==> flow/design.v <==
module top(
    input logic clk,         
    input logic rst,         
    output logic RGB_R,      
    output logic RGB_G,      
    output logic RGB_B       
);
    localparam CLK_FREQ = 12_000_000;  
    localparam PWM_RESOLUTION = 8;   
    localparam PWM_MAX = (1 << PWM_RESOLUTION) - 1;   
    localparam PWM_CYCLES = 256;   
    localparam DEGREES_MAX = 360;
    localparam CYCLES_PER_DEGREE = CLK_FREQ / DEGREES_MAX;   
    typedef enum logic [1:0] {
        STATE_PWM_COUNT,
        STATE_DEGREE_COUNT,
        STATE_HSV_CALC,
        STATE_PWM_OUTPUT
    } state_t;
    logic [PWM_RESOLUTION-1:0] pwm_counter;
    logic [PWM_RESOLUTION-1:0] red_pwm_value, green_pwm_value, blue_pwm_value;
    logic [31:0] degree_counter;
    logic [8:0] current_degree;
    state_t current_state;
    state_t next_state;
    always_ff @(posedge clk) begin
        if (rst) current_state <= STATE_PWM_COUNT;
        else current_state <= next_state;
    end
    always_comb begin  
        case (current_state)
            STATE_PWM_COUNT: begin
                if (degree_counter == CYCLES_PER_DEGREE - 1) begin
                    next_state = STATE_DEGREE_COUNT;
                end else begin
                    next_state = STATE_PWM_COUNT;
                end
            end
            STATE_DEGREE_COUNT: begin
                next_state = STATE_HSV_CALC;
            end
            STATE_HSV_CALC: begin
                next_state = STATE_PWM_OUTPUT;
            end
            STATE_PWM_OUTPUT: begin
                next_state = STATE_PWM_COUNT;
            end
            default: begin
                next_state = STATE_PWM_COUNT;
            end
        endcase
    end
    always_ff @(posedge clk) begin
        if (rst) begin
            pwm_counter <= 0;
            degree_counter <= 0;
            current_degree <= 0;
            red_pwm_value <= 0;
            green_pwm_value <= 0;
            blue_pwm_value <= 0;
        end else
        case (current_state)
            STATE_PWM_COUNT: begin
                pwm_counter <= pwm_counter + 1;                
                if (degree_counter == CYCLES_PER_DEGREE - 1) begin
                    degree_counter <= 0;
                end else begin
                    degree_counter <= degree_counter + 1;
                end
            end
            STATE_DEGREE_COUNT: begin
                if (current_degree == DEGREES_MAX - 1) begin
                    current_degree <= 0;
                end else begin
                    current_degree <= current_degree + 1;
                end
            end
            STATE_HSV_CALC: begin
                if (current_degree < 60) begin
                    red_pwm_value <= PWM_MAX;
                end else if (current_degree < 120) begin
                    red_pwm_value <= PWM_MAX - ((current_degree - 60) * PWM_MAX / 60);
                end else if (current_degree < 240) begin
                    red_pwm_value <= 0;
                end else if (current_degree < 300) begin
                    red_pwm_value <= (current_degree - 240) * PWM_MAX / 60;
                end else begin
                    red_pwm_value <= PWM_MAX;
                end
                if (current_degree < 60) begin
                    green_pwm_value <= current_degree * PWM_MAX / 60;
                end else if (current_degree < 180) begin
                    green_pwm_value <= PWM_MAX;
                end else if (current_degree < 240) begin
                    green_pwm_value <= PWM_MAX - ((current_degree - 180) * PWM_MAX / 60);
                end else begin
                    green_pwm_value <= 0;
                end
                if (current_degree < 120) begin
                    blue_pwm_value <= 0;
                end else if (current_degree < 180) begin
                    blue_pwm_value <= (current_degree - 120) * PWM_MAX / 60;
                end else if (current_degree < 300) begin
                    blue_pwm_value <= PWM_MAX;
                end else begin
                    blue_pwm_value <= PWM_MAX - ((current_degree - 300) * PWM_MAX / 60);
                end
            end
            STATE_PWM_OUTPUT: begin
            end
        endcase
    end
    assign RGB_R = (pwm_counter > red_pwm_value) ? 1'b1 : 1'b0;
    assign RGB_G = (pwm_counter > green_pwm_value) ? 1'b1 : 1'b0;
    assign RGB_B = (pwm_counter > blue_pwm_value) ? 1'b1 : 1'b0;
endmodule
## Step by step through the tools: top

What the tools print for top, step after step.
Line numbers count from 1 in the design file above.
Operators carry their Yosys type and port widths (W data, S select, Z words).
Not given: --

- Design top: top
- Clock: clk
- Library: sky130hd
- Timing corner: tt_025C_1v80

## Word-level counts

Yosys after proc, flatten, opt, wreduce and memory -nomap, before mapping. Enables and synchronous resets that opt folds into registers are not counted as muxes. Memory bits, and registers merged into a memory's read port (data or address), are not among the register bits. Print and check cells are not counted. Equal cells are merged and count once.

- Add/sub/neg operators: 11
- Multiply operators: 6
- Divide/modulo/power cells: 6
- Magnitude comparators: 8
- Equal/unequal tests: 5
- Shifts and indexed selects: 0
- Multiplexer cells: 17
- Bitwise logic cells: 0
- Reduce/logical cells: 1

Operator list:

| cell | number |
|---|---|
| $div A32 B6 Y32 const B | 6 |
| $mul A10 B9 Y19 const B | 5 |
| $mul A9 B8 Y17 const B | 1 |
| $mux W8 | 10 |
| $add A32 B1 Y32 const B | 1 |
| $eq A32 B16 Y1 const B | 1 |
| $mux W32 | 1 |
| $sub A8 B8 Y8 const A | 3 |
| $gt A8 B8 Y1 | 3 |
| $sub A9 B8 Y10 const B | 2 |
| $lt A9 B8 Y1 const B | 2 |
| $sub A9 B6 Y10 const B | 1 |
| $sub A9 B7 Y10 const B | 1 |
| $sub A9 B9 Y10 const B | 1 |
| $add A9 B1 Y9 const B | 1 |
| $lt A9 B6 Y1 const B | 1 |
| $lt A9 B7 Y1 const B | 1 |
| $lt A9 B9 Y1 const B | 1 |
| $eq A9 B9 Y1 const B | 1 |
| $mux W9 | 1 |
| $add A8 B1 Y8 const B | 1 |
| $pmux W2 S4 | 1 |
| $eq A2 B2 Y1 const B | 2 |
| $mux W1 | 4 |
| $eq A2 B1 Y1 const B | 1 |
| $logic_not A2 Y1 | 1 |

- Flip-flop bits (word level): 75
- Bits in latches: 0
- Bits in writable memories: 0
- ROM bits: 0
- Clocked read ports x word width: 0
- Memory cells: 0
- Input bits: 2
- Elaborated cells: 61

## Logic depth

Longest topological path by Yosys (ltp), each cell counted once; first at word level (registers and memories cut), then after technology mapping (sequential cells cut; the memories' decode and read muxes count).

- Depth in word-level cells: 7
- ABC_AREA: 0
- Depth in mapped cells: 45

## Mapped cells and area

Yosys stat after the flow's synthesis: flattened, memories mapped to cells. It holds for the ABC_AREA given above (unset counts as 0); a run with the other value may have another netlist.

- Cell count: 2413
- Chip area (Yosys): 0.0197026 mm^2
- Flip-flop cells: 77
- Buffers: 66

Cell types:

| type | number | total area (um^2) |
|---|---|---|
| sky130_fd_sc_hd__fa_1 | 226 | 4.52E+03 |
| sky130_fd_sc_hd__ha_1 | 235 | 2940.32 |
| sky130_fd_sc_hd__inv_1 | 459 | 1.72E+03 |
| sky130_fd_sc_hd__dfxtp_1 | 77 | 1.54E+03 |
| sky130_fd_sc_hd__xnor2_1 | 101 | 884.598 |
| sky130_fd_sc_hd__a21oi_1 | 132 | 660.634 |
| sky130_fd_sc_hd__nor2_1 | 165 | 619.344 |
| sky130_fd_sc_hd__nand2_1 | 138 | 517.997 |
| sky130_fd_sc_hd__xor2_1 | 59 | 516.746 |
| sky130_fd_sc_hd__o21ai_0 | 95 | 475.456 |
| sky130_fd_sc_hd__a211oi_1 | 55 | 412.896 |
| sky130_fd_sc_hd__a21o_1 | 46 | 345.331 |
| sky130_fd_sc_hd__o211ai_1 | 42 | 315.302 |
| sky130_fd_sc_hd__nand3_1 | 48 | 240.23 |
| sky130_fd_sc_hd__mux2i_1 | 23 | 230.221 |
| sky130_fd_sc_hd__and3_1 | 30 | 187.68 |
| sky130_fd_sc_hd__nand2b_1 | 30 | 187.68 |
| sky130_fd_sc_hd__clkbuf_1 | 49 | 183.926 |

Not listed: further types 90, cells in them 403.

## Timing after synthesis

Source: OpenSTA report_checks on the synthesized netlist (no wires, ideal clock, input and output delay 20% of the period each), path of least setup slack; recovery checks are left aside. Register names are those of the netlist, which keeps one name where synthesis merged equal registers.

- Path kind: register to register
- Start point: register current_degree[4]
- End point: register blue_pwm_value[0]
- Clock period: 14.0 ns
- Setup time: 0.117 ns
- Arrival: 11.573 ns
- Required time: 13.883 ns
- Slack: 2.310 ns
- Delay of the path: 11.690 ns
- Driving pins on the path: 40
- Buffers on the path: 1
- Period reached after synthesis: 11.69 ns

"delay of the path" = arrival - input delay + setup time.
"driving pins on the path" counts driving pins, that of a launching flip-flop among them; a cell with two outputs on the path counts twice.
"period reached after synthesis" is the clock period less the worst setup slack; recovery checks do not enter. This is arithmetic on one report: input and output delays are still those of the set period (20% each).
The rows between start and end are the longest chain of elaborated cells between them; the timing report does not say that the signal goes this way. Where chains are equally long, one stands for them.
A line is the first line of the expression or statement that the cell stems from. Yosys adds cells for indexed reads and writes and turns some case tables into memories.
A register here has more assigning lines than the two given.

- Cell sequence: sky130_fd_sc_hd__dfxtp_1 -> sky130_fd_sc_hd__buf_1 -> sky130_fd_sc_hd__inv_1 -> sky130_fd_sc_hd__ha_1 -> sky130_fd_sc_hd__a21oi_1 -> sky130_fd_sc_hd__o21ai_1 -> sky130_fd_sc_hd__xnor2_1 -> sky130_fd_sc_hd__fa_1 -> sky130_fd_sc_hd__fa_1 -> sky130_fd_sc_hd__fa_1 -> sky130_fd_sc_hd__fa_1 -> sky130_fd_sc_hd__inv_1 -> sky130_fd_sc_hd__ha_1 -> sky130_fd_sc_hd__o21a_1 -> sky130_fd_sc_hd__a2111oi_1 -> sky130_fd_sc_hd__o21bai_1 -> sky130_fd_sc_hd__a21oi_1 -> sky130_fd_sc_hd__o21ai_0 -> [4 not listed] -> sky130_fd_sc_hd__a21o_1 -> sky130_fd_sc_hd__o211a_4 -> sky130_fd_sc_hd__o211a_1 -> sky130_fd_sc_hd__or3_4 -> sky130_fd_sc_hd__a2111oi_4 -> sky130_fd_sc_hd__inv_2 -> sky130_fd_sc_hd__o21ai_2 -> sky130_fd_sc_hd__mux2i_1 -> sky130_fd_sc_hd__nand4_1 -> sky130_fd_sc_hd__a21oi_4 -> sky130_fd_sc_hd__mux2i_2 -> sky130_fd_sc_hd__nor4bb_1 -> sky130_fd_sc_hd__o21ai_2 -> sky130_fd_sc_hd__mux2_2 -> sky130_fd_sc_hd__a2bb2oi_1 -> sky130_fd_sc_hd__o31ai_2 -> sky130_fd_sc_hd__mux2i_1 -> sky130_fd_sc_hd__a32o_1
- Cells in the longest elaborated chain: 7

RTL lines, path post-synthesis:

| what | RTL line | RTL |
|---|---|---|
| start: declaration | 23 | `logic [8:0] current_degree;` |
| start: assignment | 57 | `current_degree <= 0;` |
| start: assignment | 75 | `current_degree <= current_degree + 1;` |
| $sub A9 B9 Y10 | 106 | `blue_pwm_value <= PWM_MAX - ((current_degree - 300) * PWM_MAX / 60);` |
| $mul A10 B9 Y19 | 106 |  |
| $div A32 B6 Y32 | 106 |  |
| $sub A8 B8 Y8 | 106 |  |
| $mux W8 | 103 | `end else if (current_degree < 300) begin` |
| $mux W8 | 101 | `end else if (current_degree < 180) begin` |
| $mux W8 | 99 | `if (current_degree < 120) begin` |
| end: assignment | 102 | `blue_pwm_value <= (current_degree - 120) * PWM_MAX / 60;` |
| end: assignment | 106 |  |
| end: declaration | 21 | `logic [PWM_RESOLUTION-1:0] red_pwm_value, green_pwm_value, blue_pwm_value;` |

## Worst path after layout

From the final timing report of flow run B: the path of least setup slack in the routed layout; clock arrival at registers is part of the times.

- Path kind: register to register
- Start point: register current_degree[2]
- End point: register blue_pwm_value[0]
- Clock period: 14.0 ns
- Setup time: 0.10 ns
- Arrival: 13.19 ns
- Required time: 14.23 ns
- Slack: 1.04 ns
- Driving pins on the path: 41
- Buffers on the path: 0

The rows between start and end are the longest chain of elaborated cells between them; the timing report does not say that the signal goes this way. Where chains are equally long, one stands for them.
A register here has more assigning lines than the two given.

- Cell sequence: sky130_fd_sc_hd__dfxtp_1 -> sky130_fd_sc_hd__inv_1 -> sky130_fd_sc_hd__ha_1 -> sky130_fd_sc_hd__and2b_1 -> sky130_fd_sc_hd__xnor2_1 -> sky130_fd_sc_hd__inv_1 -> sky130_fd_sc_hd__fa_1 -> sky130_fd_sc_hd__inv_1 -> sky130_fd_sc_hd__fa_1 -> sky130_fd_sc_hd__fa_1 -> sky130_fd_sc_hd__inv_1 -> sky130_fd_sc_hd__fa_1 -> sky130_fd_sc_hd__inv_1 -> sky130_fd_sc_hd__ha_1 -> sky130_fd_sc_hd__o211a_1 -> sky130_fd_sc_hd__o21ai_0 -> sky130_fd_sc_hd__o21bai_1 -> sky130_fd_sc_hd__a21oi_1 -> [5 not listed] -> sky130_fd_sc_hd__o22ai_1 -> sky130_fd_sc_hd__o31a_1 -> sky130_fd_sc_hd__a211oi_1 -> sky130_fd_sc_hd__o211ai_1 -> sky130_fd_sc_hd__a2111oi_4 -> sky130_fd_sc_hd__inv_2 -> sky130_fd_sc_hd__o21ai_2 -> sky130_fd_sc_hd__mux2i_1 -> sky130_fd_sc_hd__nand4_1 -> sky130_fd_sc_hd__a21oi_4 -> sky130_fd_sc_hd__mux2i_2 -> sky130_fd_sc_hd__nor4bb_1 -> sky130_fd_sc_hd__o21ai_2 -> sky130_fd_sc_hd__a21oi_4 -> sky130_fd_sc_hd__a21oi_1 -> sky130_fd_sc_hd__o31ai_2 -> sky130_fd_sc_hd__mux2i_1 -> sky130_fd_sc_hd__a32o_1
- Cells in the longest elaborated chain: 7

RTL lines, path post-layout:

| what | RTL line | RTL |
|---|---|---|
| start: declaration | 23 | `logic [8:0] current_degree;` |
| start: assignment | 57 | `current_degree <= 0;` |
| start: assignment | 75 | `current_degree <= current_degree + 1;` |
| $sub A9 B9 Y10 | 106 | `blue_pwm_value <= PWM_MAX - ((current_degree - 300) * PWM_MAX / 60);` |
| $mul A10 B9 Y19 | 106 |  |
| $div A32 B6 Y32 | 106 |  |
| $sub A8 B8 Y8 | 106 |  |
| $mux W8 | 103 | `end else if (current_degree < 300) begin` |
| $mux W8 | 101 | `end else if (current_degree < 180) begin` |
| $mux W8 | 99 | `if (current_degree < 120) begin` |
| end: assignment | 102 | `blue_pwm_value <= (current_degree - 120) * PWM_MAX / 60;` |
| end: assignment | 106 |  |
| end: declaration | 21 | `logic [PWM_RESOLUTION-1:0] red_pwm_value, green_pwm_value, blue_pwm_value;` |

Subject: top on sky130hd, stored results

Hello all,

Design top on sky130hd. What follows are 2 stored runs of the flow, each under its own settings; their order means nothing. The constraints put input and output delay at 20% of the set period each and load the outputs with 0.01 pF.
By "reached clock period" is meant the clock period of the run minus its worst setup slack. This is arithmetic on one report: input and output delays are still those of the set period (20% each).
"power consumption" is the tool's figure for a default switching activity; nothing was simulated.

### Flow run A

Settings: `ABC_AREA=0`, `CELL_PAD_IN_SITES_GLOBAL_PLACEMENT=2`, `CORE_MARGIN=4`, `CORE_UTILIZATION=72`, `CTS_CLUSTER_DIAMETER=40`, `MIN_ROUTING_LAYER=met1`, `TNS_END_PERCENT=40`, `period_ns=13.9`, `CAP_MARGIN=20`, `SLEW_MARGIN=20`

Not finished: placement ended with error GPL-0301.

### Flow run B

Settings: `CORE_UTILIZATION=40`, `period_ns=14.0`, `CAP_MARGIN=20`, `CORE_MARGIN=2`, `SLEW_MARGIN=20`

- Reached clock period: 12.960 ns
- Final utilization: 42.7 %
- Setup slack of the worst path: 1.040 ns
- Power consumption: 466.4 uW
- Area of the synthesized netlist: 0.0197026 mm^2
- Die outline area: 0.0510489 mm^2

Thanks
